==> flow/design.v <==
module PC(
    input [31:0]npc,
    input clk,
    input rst_n,
    input stall_PC,
    output [31:0]pc
);
reg rst_n_reg;
reg [31:0]pc_reg;
assign pc=pc_reg;
always@(posedge clk)
begin
    rst_n_reg<=rst_n;    
end
always@(posedge clk or negedge rst_n)
begin
    if(~rst_n)
    begin
        pc_reg <= 0;
    end
    else if(~rst_n_reg)
    begin
        pc_reg <=0;
    end
    else if(stall_PC)
    begin
        pc_reg<=pc_reg;
    end
    else
    begin
        pc_reg <= npc;
    end
end
endmodule
module NPC(
    input [31:0]pc,
    input [31:0]c,
    input npc_op,
    output [31:0]pc_4,
    output [31:0]npc
);
reg [31:0]pc_4_reg;
reg [31:0]npc_reg;
assign pc_4=pc_4_reg;
assign npc=npc_reg;
always@(*)
begin
    pc_4_reg=pc+4;
end
always@(*)
begin
    case (npc_op)
        1'b0:
        begin
            npc_reg=pc+4;
        end 
        1'b1:
        begin
            npc_reg=c;
        end
        default: npc_reg=pc+4;
    endcase
end
endmodule
module RF(
    input [31:0]wD,
    input rst_n,
    input [4:0]wR,
    input [4:0]rR1,
    input [4:0]rR2,
    input we,
    input clk,
    output [31:0]rD1,
    output [31:0]rD2,
    output wire [31:0]rdata_19
);
reg [31:0]dataReg[31:0];
assign rD1 = (rR1 == 5'b0)?32'b0:dataReg[rR1];
assign rD2 = (rR2 == 5'b0)?32'b0:dataReg[rR2];
assign rdata_19 = dataReg[19];
always @(posedge clk or negedge rst_n) 
begin
    if(!rst_n)
    begin
        dataReg[0]  <= 32'b0;
        dataReg[1]  <= 32'b0;
        dataReg[2]  <= 32'b0;
        dataReg[3]  <= 32'b0;
        dataReg[4]  <= 32'b0;
        dataReg[5]  <= 32'b0;
        dataReg[6]  <= 32'b0;
        dataReg[7]  <= 32'b0;
        dataReg[8]  <= 32'b0;
        dataReg[9]  <= 32'b0;
        dataReg[10] <= 32'b0;
        dataReg[11] <= 32'b0;
        dataReg[12] <= 32'b0;
        dataReg[13] <= 32'b0;
        dataReg[14] <= 32'b0;
        dataReg[15] <= 32'b0;
        dataReg[16] <= 32'b0;
        dataReg[17] <= 32'b0;
        dataReg[18] <= 32'b0;
        dataReg[19] <= 32'b0;
        dataReg[20] <= 32'b0;
        dataReg[21] <= 32'b0;
        dataReg[22] <= 32'b0;
        dataReg[23] <= 32'b0;
        dataReg[24] <= 32'b0;
        dataReg[25] <= 32'b0;
        dataReg[26] <= 32'b0;
        dataReg[27] <= 32'b0;
        dataReg[28] <= 32'b0;
        dataReg[29] <= 32'b0;
        dataReg[30] <= 32'b0;
        dataReg[31] <= 32'b0;
    end
    else if(we && wR<32)
    begin
        dataReg[wR]<=wD;    
    end    
end
endmodule
module SEXT(
    input [24:0]din,
    input [2:0]sext_op,
    output [31:0]ext
);
reg [31:0] ext_reg;
assign ext=ext_reg;
always@(*)
begin
    case (sext_op)
        3'b000: 
        begin
            ext_reg={{20{din[24]}},din[24:13]};
        end
        3'b001: 
        begin
            ext_reg={{20{din[24]}},din[24:18],din[4:0]};
        end
        3'b010: 
        begin
            ext_reg={din[24:5],{12{1'b0}}};
        end
        3'b011: 
        begin
            ext_reg={{12{din[24]}},din[12:5],din[13],din[23:14],1'b0};
        end
        3'b100:
        begin
            ext_reg={{20{din[24]}},din[0],din[23:18],din[4:1],1'b0};
        end
        default: 
            ext_reg={{7{1'b0}},din[24:0]};
    endcase
end
endmodule
module Control(
    input [31:0]inst,
    input breq,
    input brlt,
    output npc_op,
    output rf_we,
    output brun,
    output asel,
    output bsel,
    output [1:0]wbsel,
    output dram_we,
    output [3:0]alu_op,
    output [2:0]sext_op,
    output reg rR1_use,
    output reg rR2_use
);
wire [10:0] op;
reg npc_op_reg;
reg rf_we_reg;
reg asel_reg;
reg bsel_reg;
reg [1:0]wbsel_reg;
reg dram_we_reg;
reg [3:0]alu_op_reg;
reg [2:0]sext_op_reg;
assign npc_op=npc_op_reg;
assign rf_we=rf_we_reg;
assign asel=asel_reg;
assign bsel=bsel_reg;
assign wbsel=wbsel_reg;
assign dram_we=dram_we_reg;
assign alu_op=alu_op_reg;
assign sext_op=sext_op_reg;
assign op = {inst[30],inst[14:12],inst[6:0]};
always@(*)
begin
    case (op)
        11'b00001100111:
        begin
            npc_op_reg=1;
        end
        11'b10001100111:
        begin
            npc_op_reg=1;
        end
        11'b00001100011:
        begin
            if (breq==1) 
            begin
                npc_op_reg=1;    
            end
            else
            begin
                npc_op_reg=0;
            end
        end
        11'b10001100011:
        begin
            if (breq==1) 
            begin
                npc_op_reg=1;    
            end
            else
            begin
                npc_op_reg=0;
            end
        end
        11'b00011100011:
        begin
            if (breq==1) 
            begin
                npc_op_reg=0;    
            end
            else
            begin
                npc_op_reg=1;
            end
        end
        11'b10011100011:
        begin
            if (breq==1) 
            begin
                npc_op_reg=0;    
            end
            else
            begin
                npc_op_reg=1;
            end
        end
        11'b01001100011:
        begin
            if (brlt==1) 
            begin
                npc_op_reg=1;    
            end
            else
            begin
                npc_op_reg=0;
            end
        end
        11'b11001100011:
        begin
            if (brlt==1) 
            begin
                npc_op_reg=1;    
            end
            else
            begin
                npc_op_reg=0;
            end
        end
        11'b01011100011:
        begin
            if (brlt==1) 
            begin
                npc_op_reg=0;    
            end
            else
            begin
                npc_op_reg=1;
            end
        end
        11'b11011100011:
        begin
            if (brlt==1) 
            begin
                npc_op_reg=0;    
            end
            else
            begin
                npc_op_reg=1;
            end
        end
        default:
        begin
            case (op[6:0])
                7'b1101111: 
                begin
                    npc_op_reg=1;
                end
                default: npc_op_reg=0;
            endcase
        end
    endcase
end
always@(*)
begin
    sext_op_reg=0;
    case(op)
        11'b00000110011:
        begin
            alu_op_reg=0;
            rf_we_reg=1;
            asel_reg=1;
            bsel_reg=0;
            dram_we_reg=0;
            wbsel_reg=1;
            rR1_use=1;
            rR2_use=1;
        end
        11'b10000110011:
        begin
            alu_op_reg=1;
            rf_we_reg=1;
            asel_reg=1;
            bsel_reg=0;
            dram_we_reg=0;
            wbsel_reg=1;
            rR1_use=1;
            rR2_use=1;
        end
        11'b01110110011:
        begin
            alu_op_reg=2;
            rf_we_reg=1;
            asel_reg=1;
            bsel_reg=0;
            dram_we_reg=0;
            wbsel_reg=1;
            rR1_use=1;
            rR2_use=1;
        end
        11'b01100110011:
        begin
            alu_op_reg=3;
            rf_we_reg=1;
            asel_reg=1;
            bsel_reg=0;
            dram_we_reg=0;
            wbsel_reg=1;
            rR1_use=1;
            rR2_use=1;
        end
        11'b01000110011:
        begin
            alu_op_reg=4;
            rf_we_reg=1;
            asel_reg=1;
            bsel_reg=0;
            dram_we_reg=0;
            wbsel_reg=1;
            rR1_use=1;
            rR2_use=1;
        end
        11'b00010110011:
        begin
            alu_op_reg=5;
            rf_we_reg=1;
            asel_reg=1;
            bsel_reg=0;
            dram_we_reg=0;
            wbsel_reg=1;
            rR1_use=1;
            rR2_use=1;
        end
        11'b01010110011:
        begin
            alu_op_reg=6;
            rf_we_reg=1;
            asel_reg=1;
            bsel_reg=0;
            dram_we_reg=0;
            wbsel_reg=1;
            rR1_use=1;
            rR2_use=1;
        end
        11'b11010110011:
        begin
            alu_op_reg=7;
            rf_we_reg=1;
            asel_reg=1;
            bsel_reg=0;
            dram_we_reg=0;
            wbsel_reg=1;
            rR1_use=1;
            rR2_use=1;
        end
        11'b00000010011:
        begin
            alu_op_reg=0;
            sext_op_reg=0;
            rf_we_reg=1;
            asel_reg=1;
            bsel_reg=1;
            dram_we_reg=0;
            wbsel_reg=1;
            rR1_use=1;
            rR2_use=0;
        end
        11'b10000010011:
        begin
            alu_op_reg=0;
            sext_op_reg=0;
            rf_we_reg=1;
            asel_reg=1;
            bsel_reg=1;
            dram_we_reg=0;
            wbsel_reg=1;
            rR1_use=1;
            rR2_use=0;
        end
        11'b01110010011:
        begin
            alu_op_reg=2;
            sext_op_reg=0;
            rf_we_reg=1;
            asel_reg=1;
            bsel_reg=1;
            dram_we_reg=0;
            wbsel_reg=1;
            rR1_use=1;
            rR2_use=0;
        end
        11'b11110010011:
        begin
            alu_op_reg=2;
            sext_op_reg=0;
            rf_we_reg=1;
            asel_reg=1;
            bsel_reg=1;
            dram_we_reg=0;
            wbsel_reg=1;
            rR1_use=1;
            rR2_use=0;
        end
        11'b01100010011:
        begin
            alu_op_reg=3;
            sext_op_reg=0;
            rf_we_reg=1;
            asel_reg=1;
            bsel_reg=1;
            dram_we_reg=0;
            wbsel_reg=1;
            rR1_use=1;
            rR2_use=0;
        end
        11'b11100010011:
        begin
            alu_op_reg=3;
            sext_op_reg=0;
            rf_we_reg=1;
            asel_reg=1;
            bsel_reg=1;
            dram_we_reg=0;
            wbsel_reg=1;
            rR1_use=1;
            rR2_use=0;
        end
        11'b01000010011:
        begin
            alu_op_reg=4;
            sext_op_reg=0;
            rf_we_reg=1;
            asel_reg=1;
            bsel_reg=1;
            dram_we_reg=0;
            wbsel_reg=1;
            rR1_use=1;
            rR2_use=0;
        end
        11'b11000010011:
        begin
            alu_op_reg=4;
            sext_op_reg=0;
            rf_we_reg=1;
            asel_reg=1;
            bsel_reg=1;
            dram_we_reg=0;
            wbsel_reg=1;
            rR1_use=1;
            rR2_use=0;
        end
        11'b00010010011:
        begin
            alu_op_reg=5;
            sext_op_reg=0;
            rf_we_reg=1;
            asel_reg=1;
            bsel_reg=1;
            dram_we_reg=0;
            wbsel_reg=1;
            rR1_use=1;
            rR2_use=0;
        end
        11'b01010010011:
        begin
            alu_op_reg=6;
            sext_op_reg=0;
            rf_we_reg=1;
            asel_reg=1;
            bsel_reg=1;
            dram_we_reg=0;
            wbsel_reg=1;
            rR1_use=1;
            rR2_use=0;
        end
        11'b11010010011:
        begin
            alu_op_reg=7;
            sext_op_reg=0;
            rf_we_reg=1;
            asel_reg=1;
            bsel_reg=1;
            dram_we_reg=0;
            wbsel_reg=1;
            rR1_use=1;
            rR2_use=0;
        end
        11'b00100000011:
        begin
            alu_op_reg=0;
            sext_op_reg=0;
            rf_we_reg=1;
            asel_reg=1;
            bsel_reg=1;
            dram_we_reg=0;
            wbsel_reg=2;
            rR1_use=1;
            rR2_use=0;
        end
        11'b10100000011:
        begin
            alu_op_reg=0;
            sext_op_reg=0;
            rf_we_reg=1;
            asel_reg=1;
            bsel_reg=1;
            dram_we_reg=0;
            wbsel_reg=2;
            rR1_use=1;
            rR2_use=0;
        end
        11'b00001100111:
        begin
            alu_op_reg=0;
            sext_op_reg=0;
            rf_we_reg=1;
            asel_reg=1;
            bsel_reg=1;
            dram_we_reg=0;
            wbsel_reg=0;
            rR1_use=1;
            rR2_use=0;
        end
        11'b10001100111:
        begin
            alu_op_reg=0;
            sext_op_reg=0;
            rf_we_reg=1;
            asel_reg=1;
            bsel_reg=1;
            dram_we_reg=0;
            wbsel_reg=0;
            rR1_use=1;
            rR2_use=0;
        end
        11'b00100100011:
        begin
            alu_op_reg=0;
            sext_op_reg=1;
            rf_we_reg=0;
            asel_reg=1;
            bsel_reg=1;
            dram_we_reg=1;
            wbsel_reg=1;
            rR1_use=1;
            rR2_use=1;
        end
        11'b10100100011:
        begin
            alu_op_reg=0;
            sext_op_reg=1;
            rf_we_reg=0;
            asel_reg=1;
            bsel_reg=1;
            dram_we_reg=1;
            wbsel_reg=1;
            rR1_use=1;
            rR2_use=1;
        end
        11'b00001100011:
        begin
            alu_op_reg=0;
            sext_op_reg=4;
            rf_we_reg=0;
            asel_reg=0;
            bsel_reg=1;
            dram_we_reg=0;
            wbsel_reg=1;
            rR1_use=1;
            rR2_use=1;
        end
        11'b10001100011:
        begin
            alu_op_reg=0;
            sext_op_reg=4;
            rf_we_reg=0;
            asel_reg=0;
            bsel_reg=1;
            dram_we_reg=0;
            wbsel_reg=1;
            rR1_use=1;
            rR2_use=1;
        end
        11'b00011100011:
        begin
            alu_op_reg=0;
            sext_op_reg=4;
            rf_we_reg=0;
            asel_reg=0;
            bsel_reg=1;
            dram_we_reg=0;
            wbsel_reg=1;
            rR1_use=1;
            rR2_use=1;
        end
        11'b10011100011:
        begin
            alu_op_reg=0;
            sext_op_reg=4;
            rf_we_reg=0;
            asel_reg=0;
            bsel_reg=1;
            dram_we_reg=0;
            wbsel_reg=1;
            rR1_use=1;
            rR2_use=1;
        end
        11'b01001100011:
        begin
            alu_op_reg=0;
            sext_op_reg=4;
            rf_we_reg=0;
            asel_reg=0;
            bsel_reg=1;
            dram_we_reg=0;
            wbsel_reg=1;
            rR1_use=1;
            rR2_use=1;
        end
        11'b11001100011:
        begin
            alu_op_reg=0;
            sext_op_reg=4;
            rf_we_reg=0;
            asel_reg=0;
            bsel_reg=1;
            dram_we_reg=0;
            wbsel_reg=1;
            rR1_use=1;
            rR2_use=1;
        end
        11'b01011100011:
        begin
            alu_op_reg=0;
            sext_op_reg=4;
            rf_we_reg=0;
            asel_reg=0;
            bsel_reg=1;
            dram_we_reg=0;
            wbsel_reg=1;
            rR1_use=1;
            rR2_use=1;
        end
        11'b11011100011:
        begin
            alu_op_reg=0;
            sext_op_reg=4;
            rf_we_reg=0;
            asel_reg=0;
            bsel_reg=1;
            dram_we_reg=0;
            wbsel_reg=1;
            rR1_use=1;
            rR2_use=1;
        end
        default:
        begin
            case (op[6:0])
                7'b0110111: 
                begin
                    alu_op_reg=8;
                    sext_op_reg=2;
                    rf_we_reg=1;
                    asel_reg=0;
                    bsel_reg=1;
                    dram_we_reg=0;
                    wbsel_reg=1;
                    rR1_use=0;
                    rR2_use=0;
                end
                7'b1101111: 
                begin
                    alu_op_reg=0;
                    sext_op_reg=3;
                    rf_we_reg=1;
                    asel_reg=0;
                    bsel_reg=1;
                    dram_we_reg=0;
                    wbsel_reg=0;
                    rR1_use=0;
                    rR2_use=0;
                end
                default:
                begin
                    alu_op_reg=15;
                    sext_op_reg=0;
                    rf_we_reg=0;
                    asel_reg=1;
                    bsel_reg=0;
                    dram_we_reg=0;
                    wbsel_reg=1;
                    rR1_use=0;
                    rR2_use=0;
                end
            endcase
        end
    endcase
end
endmodule
module BC(
    input [31:0]a,
    input [31:0]b,
    input BrUn,
    output BrEq,
    output BrLt
);
reg BrEq_reg;
reg BrLt_reg;
assign BrEq = BrEq_reg;
assign BrLt = BrLt_reg;
always@(*)
begin
    if(a==b)
    begin
        BrEq_reg = 1;
        BrLt_reg = 0;
    end
    else if($signed(a)<$signed(b))
    begin
        BrLt_reg = 1;
        BrEq_reg = 0;
    end
    else
    begin
        BrEq_reg = 0;
        BrLt_reg = 0;
    end
end
endmodule
module ALU(
    input [31:0]a,
    input [31:0]b,
    input [3:0]op,
    output [31:0]c
);
reg [31:0]c_reg;
wire [4:0] shift;
assign c=c_reg;
assign shift = b[4:0];
always@(*)
begin
    case(op)
        4'b0000:
        begin
            c_reg=a+b;
        end
        4'b0001:
        begin
            c_reg=a-b;
        end
        4'b0010:
        begin
            c_reg=a&b;
        end
        4'b0011:
        begin
            c_reg=a|b;
        end
        4'b0100:
        begin
            c_reg=a^b;
        end
        4'b0101:
        begin
            case(shift)
                5'd00: c_reg = a;
                5'd01: c_reg = a << 01;
                5'd02: c_reg = a << 02;
                5'd03: c_reg = a << 03;
                5'd04: c_reg = a << 04;
                5'd05: c_reg = a << 05;
                5'd06: c_reg = a << 06;
                5'd07: c_reg = a << 07;
                5'd08: c_reg = a << 08;
                5'd09: c_reg = a << 09;
                5'd10: c_reg = a << 10;
                5'd11: c_reg = a << 11;
                5'd12: c_reg = a << 12;
                5'd13: c_reg = a << 13;
                5'd14: c_reg = a << 14;
                5'd15: c_reg = a << 15;
                5'd16: c_reg = a << 16;
                5'd17: c_reg = a << 17;
                5'd18: c_reg = a << 18;
                5'd19: c_reg = a << 19;
                5'd20: c_reg = a << 20;
                5'd21: c_reg = a << 21;
                5'd22: c_reg = a << 22;
                5'd23: c_reg = a << 23;
                5'd24: c_reg = a << 24;
                5'd25: c_reg = a << 25;
                5'd26: c_reg = a << 26;
                5'd27: c_reg = a << 27;
                5'd28: c_reg = a << 28;
                5'd29: c_reg = a << 29;
                5'd30: c_reg = a << 30;
                5'd31: c_reg = a << 31;
                default: c_reg = a;
            endcase
        end
        4'b0110:
        begin
            case(shift)
                5'd00: c_reg = a;
                5'd01: c_reg = a >> 01;
                5'd02: c_reg = a >> 02;
                5'd03: c_reg = a >> 03;
                5'd04: c_reg = a >> 04;
                5'd05: c_reg = a >> 05;
                5'd06: c_reg = a >> 06;
                5'd07: c_reg = a >> 07;
                5'd08: c_reg = a >> 08;
                5'd09: c_reg = a >> 09;
                5'd10: c_reg = a >> 10;
                5'd11: c_reg = a >> 11;
                5'd12: c_reg = a >> 12;
                5'd13: c_reg = a >> 13;
                5'd14: c_reg = a >> 14;
                5'd15: c_reg = a >> 15;
                5'd16: c_reg = a >> 16;
                5'd17: c_reg = a >> 17;
                5'd18: c_reg = a >> 18;
                5'd19: c_reg = a >> 19;
                5'd20: c_reg = a >> 20;
                5'd21: c_reg = a >> 21;
                5'd22: c_reg = a >> 22;
                5'd23: c_reg = a >> 23;
                5'd24: c_reg = a >> 24;
                5'd25: c_reg = a >> 25;
                5'd26: c_reg = a >> 26;
                5'd27: c_reg = a >> 27;
                5'd28: c_reg = a >> 28;
                5'd29: c_reg = a >> 29;
                5'd30: c_reg = a >> 30;
                5'd31: c_reg = a >> 31;
                default: c_reg = a;
            endcase
        end
        4'b0111:
        begin
            case(shift)
                5'd00: c_reg = a;
                5'd01: c_reg = $signed(a) >>> 01;
                5'd02: c_reg = $signed(a) >>> 02;
                5'd03: c_reg = $signed(a) >>> 03;
                5'd04: c_reg = $signed(a) >>> 04;
                5'd05: c_reg = $signed(a) >>> 05;
                5'd06: c_reg = $signed(a) >>> 06;
                5'd07: c_reg = $signed(a) >>> 07;
                5'd08: c_reg = $signed(a) >>> 08;
                5'd09: c_reg = $signed(a) >>> 09;
                5'd10: c_reg = $signed(a) >>> 10;
                5'd11: c_reg = $signed(a) >>> 11;
                5'd12: c_reg = $signed(a) >>> 12;
                5'd13: c_reg = $signed(a) >>> 13;
                5'd14: c_reg = $signed(a) >>> 14;
                5'd15: c_reg = $signed(a) >>> 15;
                5'd16: c_reg = $signed(a) >>> 16;
                5'd17: c_reg = $signed(a) >>> 17;
                5'd18: c_reg = $signed(a) >>> 18;
                5'd19: c_reg = $signed(a) >>> 19;
                5'd20: c_reg = $signed(a) >>> 20;
                5'd21: c_reg = $signed(a) >>> 21;
                5'd22: c_reg = $signed(a) >>> 22;
                5'd23: c_reg = $signed(a) >>> 23;
                5'd24: c_reg = $signed(a) >>> 24;
                5'd25: c_reg = $signed(a) >>> 25;
                5'd26: c_reg = $signed(a) >>> 26;
                5'd27: c_reg = $signed(a) >>> 27;
                5'd28: c_reg = $signed(a) >>> 28;
                5'd29: c_reg = $signed(a) >>> 29;
                5'd30: c_reg = $signed(a) >>> 30;
                5'd31: c_reg = $signed(a) >>> 31;
                default: c_reg = a;
            endcase
        end
        4'b1000:
        begin
            c_reg=b;
        end
        default:c_reg=a;
    endcase
end
endmodule
module hazard_ctrl(
    input   [4:0] wR_EX,
    input   [4:0] wR_MEM,
    input   [4:0] wR_WB,
    input   rf_we_EX,
    input   rf_we_MEM,
    input   rf_we_WB,
    input   [4:0] rR1_ID,
    input   [4:0] rR2_ID,
    input   rR1_use,
    input   rR2_use,
    input   [31:0] pc4_EX,
    input   [31:0] c_EX,
    input   [31:0] wD_MEM,
    input   [31:0] wD_WB,
    input   [1:0] WBsel_EX,
    input   npc_op_EX,
    output  reg [31:0] rD1_fw,
    output  reg [31:0] rD2_fw,
    output  rD1_fw_op,
    output  rD2_fw_op,
    output  reg stall_PC,
    output  reg stall_IF_ID,
    output  reg flush_IF_ID,
    output  reg flush_ID_EX
);
wire [31:0] wD_EX = (WBsel_EX==0)?pc4_EX:c_EX;
wire r1_wb_hazard_EX,r1_wb_hazard_MEM,r1_wb_hazard_WB;
wire r2_wb_hazard_EX,r2_wb_hazard_MEM,r2_wb_hazard_WB;
assign rD1_fw_op=((r1_wb_hazard_EX&(WBsel_EX!=1))|r1_wb_hazard_MEM|r1_wb_hazard_WB);
assign rD2_fw_op=((r2_wb_hazard_EX&(WBsel_EX!=1))|r2_wb_hazard_MEM|r2_wb_hazard_WB);
assign r1_wb_hazard_EX = ((wR_EX==rR1_ID)&rf_we_EX&rR1_use&(wR_EX!=5'b0));
assign r1_wb_hazard_MEM= ((wR_MEM==rR1_ID)&rf_we_MEM&rR1_use&(wR_MEM!=5'b0));
assign r1_wb_hazard_WB = ((wR_WB==rR1_ID)&rf_we_WB&rR1_use&(wR_WB!=5'b0));
assign r2_wb_hazard_EX = ((wR_EX==rR2_ID)&rf_we_EX&rR2_use&(wR_EX!=5'b0));
assign r2_wb_hazard_MEM= ((wR_MEM==rR2_ID)&rf_we_MEM&rR2_use&(wR_MEM!=5'b0));
assign r2_wb_hazard_WB = ((wR_WB==rR2_ID)&rf_we_WB&rR2_use&(wR_WB!=5'b0));
always@(*)
begin
    if(r1_wb_hazard_EX) rD1_fw=wD_EX;
    else if(r1_wb_hazard_MEM) rD1_fw=wD_MEM;
    else if(r1_wb_hazard_WB) rD1_fw=wD_WB;
    else    rD1_fw=0;
end
always@(*)
begin
    if(r2_wb_hazard_EX) rD2_fw=wD_EX;
    else if(r2_wb_hazard_MEM) rD2_fw=wD_MEM;
    else if(r2_wb_hazard_WB) rD2_fw=wD_WB;
    else    rD2_fw=0;
end
wire load_hazard = ((r1_wb_hazard_EX | r2_wb_hazard_EX)&(WBsel_EX==1));
always@(*)
begin
    if(load_hazard) stall_PC=1;
    else    stall_PC=0;
end
always@(*)
begin
    if(load_hazard) stall_IF_ID=1;
    else    stall_IF_ID=0;
end
wire ctrl_hazard = npc_op_EX;
always@(*)
begin
    if(ctrl_hazard) flush_IF_ID=1;
    else    flush_IF_ID=0;
end
always@(*)
begin
    if(ctrl_hazard) flush_ID_EX=1;
    else if(load_hazard)    flush_ID_EX=1;
    else    flush_ID_EX=0;
end
endmodule
module Reg_IF_ID(
    input   clk,
    input   rst_n,
    input   [31:0]inst_IF,
    input   [31:0]pc_IF,
    input   [31:0]pc4_IF,
    input   stall_IF_ID,
    input   flush_IF_ID,
    output  reg [31:0]inst_ID,
    output  reg [31:0]pc_ID,
    output  reg [31:0]pc4_ID
);
always@(posedge clk or negedge rst_n)
begin
    if(~rst_n)
    begin
        inst_ID<=0;
    end
    else if(flush_IF_ID)
    begin
        inst_ID<=0;
    end
    else if(stall_IF_ID)
    begin
        inst_ID<=inst_ID;
    end
    else
    begin
        inst_ID<=inst_IF;
    end
end
always@(posedge clk or negedge rst_n)
begin
    if(~rst_n)
    begin
        pc_ID<=0;
    end
    else if(flush_IF_ID)
    begin
        pc_ID<=0;
    end
    else if(stall_IF_ID)
    begin
        pc_ID<=pc_ID;
    end
    else
    begin
        pc_ID<=pc_IF;
    end
end
always@(posedge clk or negedge rst_n)
begin
    if(~rst_n)
    begin
        pc4_ID<=0;
    end
    else if(flush_IF_ID)
    begin
        pc4_ID<=0;
    end
    else if(stall_IF_ID)
    begin
        pc4_ID<=pc4_ID;
    end
    else
    begin
        pc4_ID<=pc4_IF;
    end
end
endmodule
module Reg_ID_EX(
    input   clk,
    input   rst_n,
    input   [31:0]pc_ID,
    input   [31:0]pc4_ID,
    input   [31:0]rD1_ID,
    input   [31:0]rD2_ID,
    input   [31:0]ext_ID,
    input   [4:0]wR_ID,
    input   Bsel_ID,
    input   Asel_ID,
    input   [3:0]Alu_op_ID,
    input   RF_we_ID,
    input   Dram_we_ID,
    input   [1:0]WBsel_ID,
    input   npc_op_ID,
    input   flush_ID_EX,
    input   [31:0]rD1_fw,
    input   [31:0]rD2_fw,
    input   rD1_fw_op,
    input   rD2_fw_op,
    output  reg [31:0]pc_EX,
    output  reg [31:0]pc4_EX,
    output  reg [31:0]rD1_EX,
    output  reg [31:0]rD2_EX,
    output  reg [31:0]ext_EX,
    output  reg [4:0]wR_EX,
    output  reg Bsel_EX,
    output  reg Asel_EX,
    output  reg [3:0]Alu_op_EX,
    output  reg RF_we_EX,
    output  reg Dram_we_EX,
    output  reg [1:0]WBsel_EX,
    output  reg npc_op_EX
);
always@(posedge clk or negedge rst_n)
begin
    if(~rst_n)
    begin
        npc_op_EX<=0;
    end
    else
    begin
        npc_op_EX<=npc_op_ID;
    end
end
always@(posedge clk or negedge rst_n)
begin
    if(~rst_n)
    begin
        WBsel_EX<=0;
    end
    else if(flush_ID_EX)
    begin
        WBsel_EX<=0;
    end
    else
    begin
        WBsel_EX<=WBsel_ID;
    end
end
always@(posedge clk or negedge rst_n)
begin
    if(~rst_n)
    begin
        Dram_we_EX<=0;
    end
    else if(flush_ID_EX)
    begin
        Dram_we_EX<=0;
    end
    else
    begin
        Dram_we_EX<=Dram_we_ID;
    end
end
always@(posedge clk or negedge rst_n)
begin
    if(~rst_n)
    begin
        RF_we_EX<=0;
    end
    else if(flush_ID_EX)
    begin
        RF_we_EX<=0;
    end
    else
    begin
        RF_we_EX<=RF_we_ID;
    end
end
always@(posedge clk or negedge rst_n)
begin
    if(~rst_n)
    begin
        Alu_op_EX<=0;
    end
    else if(flush_ID_EX)
    begin
        Alu_op_EX<=0;
    end
    else
    begin
        Alu_op_EX<=Alu_op_ID;
    end
end
always@(posedge clk or negedge rst_n)
begin
    if(~rst_n)
    begin
        Asel_EX<=0;
    end
    else
    begin
        Asel_EX<=Asel_ID;
    end
end
always@(posedge clk or negedge rst_n)
begin
    if(~rst_n)
    begin
        Bsel_EX<=0;
    end
    else
    begin
        Bsel_EX<=Bsel_ID;
    end
end
always@(posedge clk or negedge rst_n)
begin
    if(~rst_n)
    begin
        wR_EX<=0;
    end
    else
    begin
        wR_EX<=wR_ID;
    end
end
always@(posedge clk or negedge rst_n)
begin
    if(~rst_n)
    begin
        pc_EX<=0;
    end
    else
    begin
        pc_EX<=pc_ID;
    end
end
always@(posedge clk or negedge rst_n)
begin
    if(~rst_n)
    begin
        pc4_EX<=0;
    end
    else
    begin
        pc4_EX<=pc4_ID;
    end
end
always@(posedge clk or negedge rst_n)
begin
    if(~rst_n)
    begin
        rD1_EX<=0;
    end
    else if(rD1_fw_op)
    begin
        rD1_EX<=rD1_fw;
    end
    else
    begin
        rD1_EX<=rD1_ID;
    end
end
always@(posedge clk or negedge rst_n)
begin
    if(~rst_n)
    begin
        rD2_EX<=0;
    end
    else if(rD2_fw_op)
    begin
        rD2_EX<=rD2_fw;
    end
    else
    begin
        rD2_EX<=rD2_ID;
    end
end
always@(posedge clk or negedge rst_n)
begin
    if(~rst_n)
    begin
        ext_EX<=0;
    end
    else
    begin
        ext_EX<=ext_ID;
    end
end
endmodule
module Reg_EX_MEM(
    input   clk,
    input   rst_n,
    input   [31:0]pc4_EX,
    input   [31:0]c_EX,
    input   [31:0]rD2_EX,
    input   [4:0]wR_EX,
    input   RF_we_EX,
    input   Dram_we_EX,
    input   [1:0]WBsel_EX,
    output  reg [31:0] pc4_MEM,
    output  reg [31:0] c_MEM,
    output  reg [31:0] rD2_MEM,
    output  reg [4:0] wR_MEM,
    output  reg RF_we_MEM,
    output  reg Dram_we_MEM,
    output  reg [1:0] WBsel_MEM
);
always@(posedge clk or negedge rst_n)
begin
    if(~rst_n)
    begin
        rD2_MEM<=0;
    end
    else
    begin
        rD2_MEM<=rD2_EX;
    end
end
always@(posedge clk or negedge rst_n)
begin
    if(~rst_n)
    begin
        pc4_MEM<=0;
    end
    else
    begin
        pc4_MEM<=pc4_EX;
    end
end
always@(posedge clk or negedge rst_n)
begin
    if(~rst_n)
    begin
        c_MEM<=0;
    end
    else
    begin
        c_MEM<=c_EX;
    end
end
always@(posedge clk or negedge rst_n)
begin
    if(~rst_n)
    begin
        wR_MEM<=0;
    end
    else
    begin
        wR_MEM<=wR_EX;
    end
end
always@(posedge clk or negedge rst_n)
begin
    if(~rst_n)
    begin
        RF_we_MEM<=0;
    end
    else
    begin
        RF_we_MEM<=RF_we_EX;
    end
end
always@(posedge clk or negedge rst_n)
begin
    if(~rst_n)
    begin
        Dram_we_MEM<=0;
    end
    else
    begin
        Dram_we_MEM<=Dram_we_EX;
    end
end
always@(posedge clk or negedge rst_n)
begin
    if(~rst_n)
    begin
        WBsel_MEM<=0;
    end
    else
    begin
        WBsel_MEM<=WBsel_EX;
    end
end
endmodule
module Reg_MEM_WB(
    input   clk,
    input   rst_n,
    input   [31:0]RF_wd_MEM,
    input   [4:0]wR_MEM,
    input   RF_we_MEM,
    output  reg [31:0] RF_wd_WB,
    output  reg [4:0] wR_WB,
    output  reg RF_we_WB
);
always@(posedge clk or negedge rst_n)
begin
    if(~rst_n)
    begin
        RF_wd_WB<=0;
    end
    else
    begin
        RF_wd_WB<=RF_wd_MEM;
    end
end
always@(posedge clk or negedge rst_n)
begin
    if(~rst_n)
    begin
        wR_WB<=0;
    end
    else
    begin
        wR_WB<=wR_MEM;
    end
end
always@(posedge clk or negedge rst_n)
begin
    if(~rst_n)
    begin
        RF_we_WB<=0;
    end
    else
    begin
        RF_we_WB<=RF_we_MEM;
    end
end
endmodule
module cpu_top(
    input wire clk,
    input wire rst_n,
    input wire [31:0] rData,
    input wire [31:0] inst,
    output wire [31:0] pc,
    output wire [31:0] display,
    output wire [31:0] addr,
    output wire [31:0] wData,
    output wire wen,
    output wire [31:0] rdata_19
);
wire [31:0] rdata_19_out;
assign rdata_19 = rdata_19_out;
assign display = inst;
wire [31:0] npc;
wire npc_op;
wire [31:0] pc_4;
wire [2:0] sext_op;
wire [31:0] ext;
wire rf_we;
wire [31:0] regData_1;
wire [31:0] regData_2;
wire [31:0] regData_wb;
wire brun;
wire breq;
wire brlt;
wire bsel;
wire asel;
wire [31:0] alu_a;
wire [31:0] alu_b;
wire [31:0] alu_c;
wire [3:0] alu_op;
wire dram_we;
wire [31:0] dram_rd;
wire [1:0] wbsel;
assign alu_a = (Asel_EX_con==1)?rD1_EX_con:pc_EX_con;
assign alu_b = (Bsel_EX_con==1)?ext_EX_con:rD2_EX_con;
assign regData_wb = (WBsel_MEM_con==0)?pc4_MEM_con:((WBsel_MEM_con==1)?c_MEM_con:dram_rd);
assign addr=c_MEM_con;
assign wData=rD2_MEM_con;
assign wen = Dram_we_MEM_con;
assign dram_rd=rData;
wire [31:0]inst_ID_con;
wire [31:0]pc_ID_con,pc_EX_con;
wire [31:0]pc4_ID_con,pc4_EX_con,pc4_MEM_con;
wire [31:0]rD1_EX_con,rD2_EX_con,rD2_MEM_con;
wire [31:0]ext_EX_con;
wire [4:0]wR_EX_con,wR_MEM_con,wR_WB_con;
wire Asel_EX_con,Bsel_EX_con;
wire [3:0]Alu_op_EX_con;
wire RF_we_EX_con,RF_we_MEM_con,RF_we_WB_con;
wire Dram_we_EX_con,Dram_we_MEM_con;
wire [1:0]WBsel_EX_con,WBsel_MEM_con;
wire [31:0]c_MEM_con;
wire [31:0]RF_wd_WB_con;
wire [31:0]rD1_fw_con,rD2_fw_con;
wire stall_PC_con,stall_IF_ID_con;
wire flush_IF_ID_con,flush_ID_EX_con;
wire rD1_fw_op_con,rD2_fw_op_con;
wire rR1_use_con,rR2_use_con;
wire npc_op_EX_con;
hazard_ctrl U_hazard_ctrl(
    .wR_EX(wR_EX_con),
    .wR_MEM(wR_MEM_con),
    .wR_WB(wR_WB_con),
    .rf_we_EX(RF_we_EX_con),
    .rf_we_MEM(RF_we_MEM_con),
    .rf_we_WB(RF_we_WB_con),
    .rR1_ID(inst_ID_con[19:15]),
    .rR2_ID(inst_ID_con[24:20]),
    .pc4_EX(pc4_EX_con),
    .c_EX(alu_c),
    .wD_MEM(regData_wb),
    .wD_WB(RF_wd_WB_con),
    .WBsel_EX(WBsel_EX_con),
    .npc_op_EX(npc_op_EX_con),
    .rR1_use(rR1_use_con),
    .rR2_use(rR2_use_con),
    .rD1_fw(rD1_fw_con),
    .rD2_fw(rD2_fw_con),
    .rD1_fw_op(rD1_fw_op_con),
    .rD2_fw_op(rD2_fw_op_con),
    .stall_PC(stall_PC_con),
    .stall_IF_ID(stall_IF_ID_con),
    .flush_IF_ID(flush_IF_ID_con),
    .flush_ID_EX(flush_ID_EX_con)
);
NPC npcImpl(
    .pc(pc),
    .c(alu_c),
    .npc_op(npc_op_EX_con),
    .pc_4(pc_4),
    .npc(npc)
);
PC pcImpl(
    .pc(pc),
    .clk(clk),
    .rst_n(rst_n),
    .stall_PC(stall_PC_con),
    .npc(npc)
);
Reg_IF_ID U_Reg_IF_ID(
    .clk(clk),
    .rst_n(rst_n),
    .inst_IF(inst),
    .pc_IF(pc),
    .pc4_IF(pc_4),
    .stall_IF_ID(stall_IF_ID_con),
    .flush_IF_ID(flush_IF_ID_con),
    .inst_ID(inst_ID_con),
    .pc_ID(pc_ID_con),
    .pc4_ID(pc4_ID_con)
);
RF rfImpl(
    .wD(RF_wd_WB_con),
    .wR(wR_WB_con),
    .rR1(inst_ID_con[19:15]),
    .rR2(inst_ID_con[24:20]),
    .we(RF_we_WB_con),
    .clk(clk),
    .rst_n(rst_n),
    .rD1(regData_1),
    .rD2(regData_2),
    .rdata_19(rdata_19_out)
);
SEXT sextImpl(
    .din(inst_ID_con[31:7]),
    .sext_op(sext_op),
    .ext(ext)
);
Reg_ID_EX U_Reg_ID_EX(
    .clk(clk),
    .rst_n(rst_n),
    .pc_ID(pc_ID_con),
    .pc4_ID(pc4_ID_con),
    .rD1_ID(regData_1),
    .rD2_ID(regData_2),
    .ext_ID(ext),
    .wR_ID(inst_ID_con[11:7]),
    .Bsel_ID(bsel),
    .Asel_ID(asel),
    .Alu_op_ID(alu_op),
    .RF_we_ID(rf_we),
    .Dram_we_ID(dram_we),
    .WBsel_ID(wbsel),
    .npc_op_ID(npc_op),
    .flush_ID_EX(flush_ID_EX_con),
    .rD1_fw(rD1_fw_con),
    .rD2_fw(rD2_fw_con),
    .rD1_fw_op(rD1_fw_op_con),
    .rD2_fw_op(rD2_fw_op_con),
    .npc_op_EX(npc_op_EX_con),
    .pc_EX(pc_EX_con),
    .pc4_EX(pc4_EX_con),
    .rD1_EX(rD1_EX_con),
    .rD2_EX(rD2_EX_con),
    .ext_EX(ext_EX_con),
    .wR_EX(wR_EX_con),
    .Bsel_EX(Bsel_EX_con),
    .Asel_EX(Asel_EX_con),
    .Alu_op_EX(Alu_op_EX_con),
    .RF_we_EX(RF_we_EX_con),
    .Dram_we_EX(Dram_we_EX_con),
    .WBsel_EX(WBsel_EX_con)
);
BC bcImpl(
    .a(regData_1),
    .b(regData_2),
    .BrUn(brun),
    .BrEq(breq),
    .BrLt(brlt)
);
ALU aluImpl(
    .a(alu_a),
    .b(alu_b),
    .op(Alu_op_EX_con),
    .c(alu_c)
);
Reg_EX_MEM U_Reg_EX_MEM(
    .clk(clk),
    .rst_n(rst_n),
    .pc4_EX(pc4_EX_con),
    .c_EX(alu_c),
    .rD2_EX(rD2_EX_con),
    .wR_EX(wR_EX_con),
    .RF_we_EX(RF_we_EX_con),
    .Dram_we_EX(Dram_we_EX_con),
    .WBsel_EX(WBsel_EX_con),
    .pc4_MEM(pc4_MEM_con),
    .c_MEM(c_MEM_con),
    .rD2_MEM(rD2_MEM_con),
    .wR_MEM(wR_MEM_con),
    .RF_we_MEM(RF_we_MEM_con),
    .Dram_we_MEM(Dram_we_MEM_con),
    .WBsel_MEM(WBsel_MEM_con)
);
Reg_MEM_WB U_Reg_MEM_WB(
    .clk(clk),
    .rst_n(rst_n),
    .RF_wd_MEM(regData_wb),
    .wR_MEM(wR_MEM_con),
    .RF_we_MEM(RF_we_MEM_con),
    .RF_wd_WB(RF_wd_WB_con),
    .wR_WB(wR_WB_con),
    .RF_we_WB(RF_we_WB_con)
);
Control controlImpl(
    .inst(inst_ID_con),
    .breq(breq),
    .brlt(brlt),
    .npc_op(npc_op),
    .rf_we(rf_we),
    .brun(brun),
    .asel(asel),
    .bsel(bsel),
    .wbsel(wbsel),
    .dram_we(dram_we),
    .alu_op(alu_op),
    .sext_op(sext_op),
    .rR1_use(rR1_use_con),
    .rR2_use(rR2_use_con)
);
endmodule
# Reports on cpu_top
# What the tools print for cpu_top, step after step.
# Lines are those of the file above, counted from 1.
# Not given: --
dict set report setup {
  top_module {cpu_top}
  clk_port {clk}
  lib {sky130hd}
  corner {tt_025C_1v80}
}

# Word level
# Yosys after proc, flatten, opt, wreduce and memory -nomap, before mapping. Print and check cells are not counted. Equal cells are merged and count once.
dict set report classes {
  n_addsub 3
  multipliers 0
  div 0
  n_cmp 2
  n_eq 183
  n_shift 0
  mux 61
  n_logic 30
  reduce_logical 66
}
# cell n
set ops {}
lappend ops {{32-bit case mux with 32-bit select} 3}
lappend ops {{32-bit case mux with 31-bit select} 2}
lappend ops {{32-bit 2-to-1 mux} 23}
lappend ops {{5-bit == test with constant B} 64}
lappend ops {{32-bit case mux with 9-bit select} 1}
lappend ops {{5-bit by 4-bit == test with 1-bit output with constant B} 32}
lappend ops {{32-bit case mux with 5-bit select} 1}
lappend ops {{11-bit == test with constant B} 14}
lappend ops {{11-bit by 10-bit == test with 1-bit output with constant B} 10}
lappend ops {{5-bit by 3-bit == test with 1-bit output with constant B} 16}
lappend ops {{32-bit case mux with 2-bit select} 1}
lappend ops {{2-bit AND reduction} 31}
lappend ops {{25-bit OR reduction} 2}
lappend ops {{5-bit by 2-bit == test with 1-bit output with constant B} 8}
lappend ops {{11-bit by 8-bit == test with 1-bit output with constant B} 3}
lappend ops {{33-bit OR reduction} 1}
lappend ops {{32-bit by 3-bit adder with 32-bit output with constant B} 1}
lappend ops {{32-bit adder} 1}
lappend ops {{32-bit subtractor} 1}
lappend ops {{32-bit less-than comparator} 1}
lappend ops {{32-bit == test} 1}
lappend ops {{32-bit AND} 1}
lappend ops {{32-bit OR} 1}
lappend ops {{32-bit bitwise XOR} 1}
lappend ops {{4-bit case mux with 8-bit select} 1}
lappend ops {{5-bit == test} 6}
lappend ops {{29-bit OR reduction} 1}
lappend ops {{23-bit OR reduction} 1}
# Other operator kinds: 42; their cells: 116.
dict set report bits {
  ff_bits 1440
  latch_bits 0
  mem_bits_rw 0
  romBits 0
  clocked_rd_ports_x_width 0
  memories 0
  output_inout_bits 161
  elab_cells 404
}

# Logic depth
# Longest topological path by Yosys (ltp), each cell counted once; first at word level (registers and memories cut), then after technology mapping (sequential cells cut; the memories' decode and read muxes count).
dict set report depth {
  ltp_word 10
  abc_area 0
  ltp_mapped 27
  mapped_depth_nobuf 20
}

# Mapped cells and area
# Yosys stat after the flow's synthesis: flattened, memories mapped to cells. It holds for the ABC_AREA given above (unset counts as 0); a run with the other value may have another netlist.
# cell_type n type_area_um2
set types {}
lappend types {sky130_fd_sc_hd__dfrtp_1 1439 3.6E+04}
lappend types {sky130_fd_sc_hd__mux2_2 1005 1.13E+04}
lappend types {sky130_fd_sc_hd__a22oi_1 664 4.98E+03}
lappend types {sky130_fd_sc_hd__nand2_1 586 2199.61}
lappend types {sky130_fd_sc_hd__clkbuf_1 569 2.14E+03}
lappend types {sky130_fd_sc_hd__a21oi_1 393 1.97E+03}
lappend types {sky130_fd_sc_hd__a221oi_1 194 1699.13}
lappend types {sky130_fd_sc_hd__ha_1 133 1.66E+03}
lappend types {sky130_fd_sc_hd__a22o_1 170 1.49E+03}
lappend types {sky130_fd_sc_hd__o21ai_0 259 1.3E+03}
lappend types {sky130_fd_sc_hd__nor2_1 345 1.29E+03}
lappend types {sky130_fd_sc_hd__o22ai_1 193 1.21E+03}
lappend types {sky130_fd_sc_hd__mux2i_1 96 960.922}
lappend types {sky130_fd_sc_hd__nand4_1 151 944.656}
lappend types {sky130_fd_sc_hd__a222oi_1 83 830.797}
lappend types {sky130_fd_sc_hd__nor3_1 156 780.749}
lappend types {sky130_fd_sc_hd__nand3_1 144 720.691}
lappend types {sky130_fd_sc_hd__xnor2_1 63 551.779}
# Other cell types: 94; their cells: 1129.
dict set report synth_totals {
  mapped_cells 7772
  area_um2 80161.9
  ff_cells 1441
}
# The figures by module come from a second, unflattened synthesis with its own total; it is not the netlist above.
dict set report hier_totals {
  hier_cells 8552
  hier_area_um2 86641.8
}
# Each row is one instance without its submodules.
# mod n_inst n_cells mod_area_um2 mod_seq_area_um2
set modules {}
lappend modules {RF 1 4705 51953.6 24823.8}
lappend modules {ALU 1 2006 12562.0 0.0}
lappend modules {Reg_ID_EX 1 256 5542.8 4404.2}
lappend modules {Reg_IF_ID 1 310 3910.0 2402.3}
lappend modules {Reg_EX_MEM 1 105 2627.5 2627.5}
lappend modules {hazard_ctrl 1 337 2376.0 0.0}
lappend modules {cpu_top 1 211 2025.7 0.0}
lappend modules {PC 1 104 1423.9 820.8}
lappend modules {NPC 1 178 1188.6 0.0}
lappend modules {Reg_MEM_WB 1 38 950.9 950.9}
lappend modules {BC 1 117 840.8 0.0}
lappend modules {SEXT 1 119 774.5 0.0}
lappend modules {Control 1 66 465.4 0.0}

# Worst setup path after synthesis
# OpenSTA on the mapped netlist: ideal clock, no wires. The path of least setup slack (recovery checks aside). Input and output delay are each 20% of the period. Register names are those of the netlist, which keeps one name where synthesis merged equal registers.
dict set report synth_timing {
  kind {reg-to-reg}
  from {register U_Reg_ID_EX.Bsel_EX}
  to {register U_Reg_ID_EX.rD2_EX[16]}
  period_ns 8.5
  setup_time_ns 0.129
  launch_ns 0.000
  t_arrival_ns 5.014
  required_ns 8.371
  path_slack_ns 3.356
  delay_ns 5.143
  stages 23
  path_buffers 7
  synth_period_reached_ns 5.144
}
# "delay_ns" = arrival - input delay + setup time.
# "stages": output pins that drive a net of the path, with the launching flip-flop's if there is one; two outputs of one cell count as two.
# "synth_period_reached_ns" = period - worst setup slack (recovery checks aside). The figure is calculated, with input and output delays left at 20% of the set period.
# The rows between start and end are the longest chain of elaborated cells between them; the timing report does not say that the signal goes this way. Where chains are equally long, one stands for them.
# Each line given opens the expression or statement behind the cell; cells for indexed reads and writes are added by Yosys, which also makes memories of some case tables.
# At most two assigning lines are given for a register; there are more.
dict set report synth_between {
  path_cell_list {sky130_fd_sc_hd__dfrtp_1 > sky130_fd_sc_hd__buf_6 > sky130_fd_sc_hd__buf_6 > sky130_fd_sc_hd__mux2i_4 > sky130_fd_sc_hd__inv_2 > sky130_fd_sc_hd__buf_6 > sky130_fd_sc_hd__buf_2 > sky130_fd_sc_hd__buf_2 > sky130_fd_sc_hd__buf_2 > sky130_fd_sc_hd__buf_2 > sky130_fd_sc_hd__ha_1 > sky130_fd_sc_hd__mux2_2 > sky130_fd_sc_hd__ha_1 > sky130_fd_sc_hd__a21o_1 > sky130_fd_sc_hd__a22o_1 > sky130_fd_sc_hd__a2111oi_1 > sky130_fd_sc_hd__a21oi_1 > sky130_fd_sc_hd__or3_1 > sky130_fd_sc_hd__a31oi_1 > sky130_fd_sc_hd__a21oi_1 > sky130_fd_sc_hd__o21ai_1 > sky130_fd_sc_hd__nor2_1 > sky130_fd_sc_hd__o41a_1}
  elab_chain_len 7
}
# element line_no
set synth_lines {}
lappend synth_lines {{start, declared} 1097} ;# output  reg Bsel_EX,
lappend synth_lines {{start, assigned} 1191} ;# Bsel_EX<=0;
lappend synth_lines {{start, assigned} 1195} ;# Bsel_EX<=Bsel_ID;
lappend synth_lines {{32-bit 2-to-1 mux} 1450} ;# assign alu_b = (Bsel_EX_con==1)?ext_EX_con:rD2_EX_con;
lappend synth_lines {{5-bit == test} 881} ;# case(shift)
lappend synth_lines {{32-bit case mux with 32-bit select} 881}
lappend synth_lines {{32-bit case mux with 9-bit select} 782} ;# case(op)
lappend synth_lines {{32-bit 2-to-1 mux} 951} ;# wire [31:0] wD_EX = (WBsel_EX==0)?pc4_EX:c_EX;
lappend synth_lines {{32-bit 2-to-1 mux} 971} ;# if(r2_wb_hazard_EX) rD2_fw=wD_EX;
lappend synth_lines {{32-bit 2-to-1 mux} 1252} ;# else if(rD2_fw_op)
lappend synth_lines {{end, assigned} 1254} ;# rD2_EX<=rD2_fw;
lappend synth_lines {{end, assigned} 1258} ;# rD2_EX<=rD2_ID;
lappend synth_lines {{end, declared} 1094} ;# output  reg [31:0]rD2_EX,

# Timing after layout
# Path of least setup slack in the final report of flow run A (OpenROAD, finished layout, wires in). Where an end is a register, its clock arrival counts in the times.
dict set report layout_timing {
  kind {reg-to-reg}
  from {register U_Reg_ID_EX.Bsel_EX}
  to {register U_Reg_ID_EX.rD1_EX[30]}
  period_ns 12.7
  setup_time_ns 0.13
  launch_ns 0.87
  t_arrival_ns 8.31
  required_ns 13.44
  path_slack_ns 5.13
  stages 20
  path_buffers 0
}
# The rows between start and end are the longest chain of elaborated cells between them; the timing report does not say that the signal goes this way. Where chains are equally long, one stands for them.
# At most two assigning lines are given for a register; there are more.
dict set report layout_between {
  path_cell_list {sky130_fd_sc_hd__dfrtp_4 > sky130_fd_sc_hd__mux2i_4 > sky130_fd_sc_hd__nand2_1 > sky130_fd_sc_hd__nor2_1 > sky130_fd_sc_hd__nand3_1 > sky130_fd_sc_hd__nor2_1 > sky130_fd_sc_hd__and3_1 > sky130_fd_sc_hd__a31oi_1 > sky130_fd_sc_hd__xnor2_1 > sky130_fd_sc_hd__ha_1 > sky130_fd_sc_hd__a21oi_1 > sky130_fd_sc_hd__nand2_1 > sky130_fd_sc_hd__a221oi_1 > sky130_fd_sc_hd__o31ai_1 > sky130_fd_sc_hd__a21oi_1 > sky130_fd_sc_hd__a31o_2 > sky130_fd_sc_hd__o21ai_0 > sky130_fd_sc_hd__nor4_1 > sky130_fd_sc_hd__a21o_1 > sky130_fd_sc_hd__a41oi_1}
  elab_chain_len 7
}
# element line_no
set layout_lines {}
lappend layout_lines {{start, declared} 1097} ;# output  reg Bsel_EX,
lappend layout_lines {{start, assigned} 1191} ;# Bsel_EX<=0;
lappend layout_lines {{start, assigned} 1195} ;# Bsel_EX<=Bsel_ID;
lappend layout_lines {{32-bit 2-to-1 mux} 1450} ;# assign alu_b = (Bsel_EX_con==1)?ext_EX_con:rD2_EX_con;
lappend layout_lines {{5-bit == test} 881} ;# case(shift)
lappend layout_lines {{32-bit case mux with 32-bit select} 881}
lappend layout_lines {{32-bit case mux with 9-bit select} 782} ;# case(op)
lappend layout_lines {{32-bit 2-to-1 mux} 951} ;# wire [31:0] wD_EX = (WBsel_EX==0)?pc4_EX:c_EX;
lappend layout_lines {{32-bit 2-to-1 mux} 964} ;# if(r1_wb_hazard_EX) rD1_fw=wD_EX;
lappend layout_lines {{32-bit 2-to-1 mux} 1237} ;# else if(rD1_fw_op)
lappend layout_lines {{end, assigned} 1239} ;# rD1_EX<=rD1_fw;
lappend layout_lines {{end, assigned} 1243} ;# rD1_EX<=rD1_ID;
lappend layout_lines {{end, declared} 1093} ;# output  reg [31:0]rD1_EX,

Subject: flow runs of cpu_top

Hi,

Top module cpu_top; platform sky130hd; tools Yosys and OpenROAD; 3 stored runs in no particular order. Input and output delays are each 20% of the period that was set; the output load is 0.01 pF.
"clock_period_reached_ns" = clock period - worst setup slack. The figure is calculated, with input and output delays left at 20% of the set period.
"timing.worst_path_ns" means the part of the period allowed to the worst setup path (the constraints hold back 20% at inputs and 20% at outputs) less its slack; where the path has registers, the arrival times of their clocks count too.
"total_power_mw": no workload was simulated; the value follows from the tool's default switching activity.

# flow run A
==> flow/run.sh <==
#!/bin/bash
# the make line also repeats the synthesis and layout settings of config.mk as NAME=value (left out here)
make -C /OpenROAD-flow-scripts/flow DESIGN_CONFIG=/design/flow/config.mk WORK_HOME=/design/flow/orfs CLKGATE_MAP_FILE= finish
==> flow/config.mk <==
export PLATFORM = sky130hd
export DESIGN_NAME = cpu_top
export DESIGN_NICKNAME = cpu_top
export VERILOG_FILES = /design/flow/design.v
export SDC_FILE = /design/flow/constraint.sdc
export NUM_CORES = 4
export LEC_CHECK = 0
export ABC_AREA = 0
export CAP_MARGIN = 35
export CELL_PAD_IN_SITES_DETAIL_PLACEMENT = 2
export CORE_ASPECT_RATIO = 0.71
export CORE_MARGIN = 3
export CORE_UTILIZATION = 16
export CTS_CLUSTER_DIAMETER = 147
export CTS_CLUSTER_SIZE = 85
export GPL_ROUTABILITY_DRIVEN = 0
export HOLD_SLACK_MARGIN = 0.09
export MAX_ROUTING_LAYER = met4
export PLACE_DENSITY_LB_ADDON = 0.01
export SETUP_SLACK_MARGIN = -0.44
export SLEW_MARGIN = 15
==> flow/constraint.sdc <==
create_clock -name core_clock -period 12.7 [get_ports {clk}]
set_input_delay 2.5400 -clock core_clock [delete_from_list [all_inputs] [get_ports {clk}]]
set_output_delay 2.5400 -clock core_clock [all_outputs]
set_load 0.01 [all_outputs]

==> flow run A: results <==
total_power_mw=8.884
clock_period_reached_ns=7.575
tns_setup_ns=0.000
timing.hold.ws_ns=0.378
setup_ws_ns=5.125
final_cell_area_um2=94932.3
post_route_util_pct=19.1
ys_area_um2=80161.9
dieArea_um2=509665.0
timing.worst_path_ns=7.57
worst_path_kind="reg-to-reg"

# flow run B
==> flow/run.sh <==
#!/bin/bash
# the make line also repeats the synthesis and layout settings of config.mk as NAME=value (left out here)
make -C /OpenROAD-flow-scripts/flow DESIGN_CONFIG=/design/flow/config.mk WORK_HOME=/design/flow/orfs CLKGATE_MAP_FILE= finish
==> flow/config.mk <==
export PLATFORM = sky130hd
export DESIGN_NAME = cpu_top
export DESIGN_NICKNAME = cpu_top
export VERILOG_FILES = /design/flow/design.v
export SDC_FILE = /design/flow/constraint.sdc
export NUM_CORES = 4
export LEC_CHECK = 0
export ABC_AREA = 0
export CAP_MARGIN = 35
export CELL_PAD_IN_SITES_DETAIL_PLACEMENT = 2
export CORE_ASPECT_RATIO = 0.71
export CORE_MARGIN = 2
export CORE_UTILIZATION = 16
export CTS_CLUSTER_DIAMETER = 147
export CTS_CLUSTER_SIZE = 85
export GPL_ROUTABILITY_DRIVEN = 0
export HOLD_SLACK_MARGIN = 0.09
export MAX_ROUTING_LAYER = met4
export SETUP_SLACK_MARGIN = -0.44
export SLEW_MARGIN = 20
==> flow/constraint.sdc <==
create_clock -name core_clock -period 12.7 [get_ports {clk}]
set_input_delay 2.5400 -clock core_clock [delete_from_list [all_inputs] [get_ports {clk}]]
set_output_delay 2.5400 -clock core_clock [all_outputs]
set_load 0.01 [all_outputs]

==> flow run B: results <==
outcome="did not finish, routing stopped with ODB-0269"

# flow run C
==> flow/run.sh <==
#!/bin/bash
# the make line also repeats the synthesis and layout settings of config.mk as NAME=value (left out here)
make -C /OpenROAD-flow-scripts/flow DESIGN_CONFIG=/design/flow/config.mk WORK_HOME=/design/flow/orfs CLKGATE_MAP_FILE= finish
==> flow/config.mk <==
export PLATFORM = sky130hd
export DESIGN_NAME = cpu_top
export DESIGN_NICKNAME = cpu_top
export VERILOG_FILES = /design/flow/design.v
export SDC_FILE = /design/flow/constraint.sdc
export NUM_CORES = 4
export LEC_CHECK = 0
export ABC_AREA = 0
export CAP_MARGIN = 40
export CELL_PAD_IN_SITES_DETAIL_PLACEMENT = 2
export CORE_ASPECT_RATIO = 0.71
export CORE_MARGIN = 8
export CORE_UTILIZATION = 16
export CTS_CLUSTER_DIAMETER = 334
export CTS_CLUSTER_SIZE = 85
export GPL_ROUTABILITY_DRIVEN = 0
export GPL_TIMING_DRIVEN = 0
export HOLD_SLACK_MARGIN = 0.09
export MAX_ROUTING_LAYER = met5
export PLACE_DENSITY_LB_ADDON = 0.01
export SLEW_MARGIN = 5
==> flow/constraint.sdc <==
create_clock -name core_clock -period 12.7 [get_ports {clk}]
set_input_delay 2.5400 -clock core_clock [delete_from_list [all_inputs] [get_ports {clk}]]
set_output_delay 2.5400 -clock core_clock [all_outputs]
set_load 0.01 [all_outputs]

==> flow run C: results <==
ys_area_um2=80161.9
clock_period_reached_ns=9.504
post_route_util_pct=20.3
total_power_mw=8.373
setup_ws_ns=3.196
final_cell_area_um2=101743.0
dieArea_um2=524250.0
timing.hold.ws_ns=0.404
timing.worst_path_ns=9.50
worst_path_kind="reg-to-reg"
tns_setup_ns=0.000

Regards
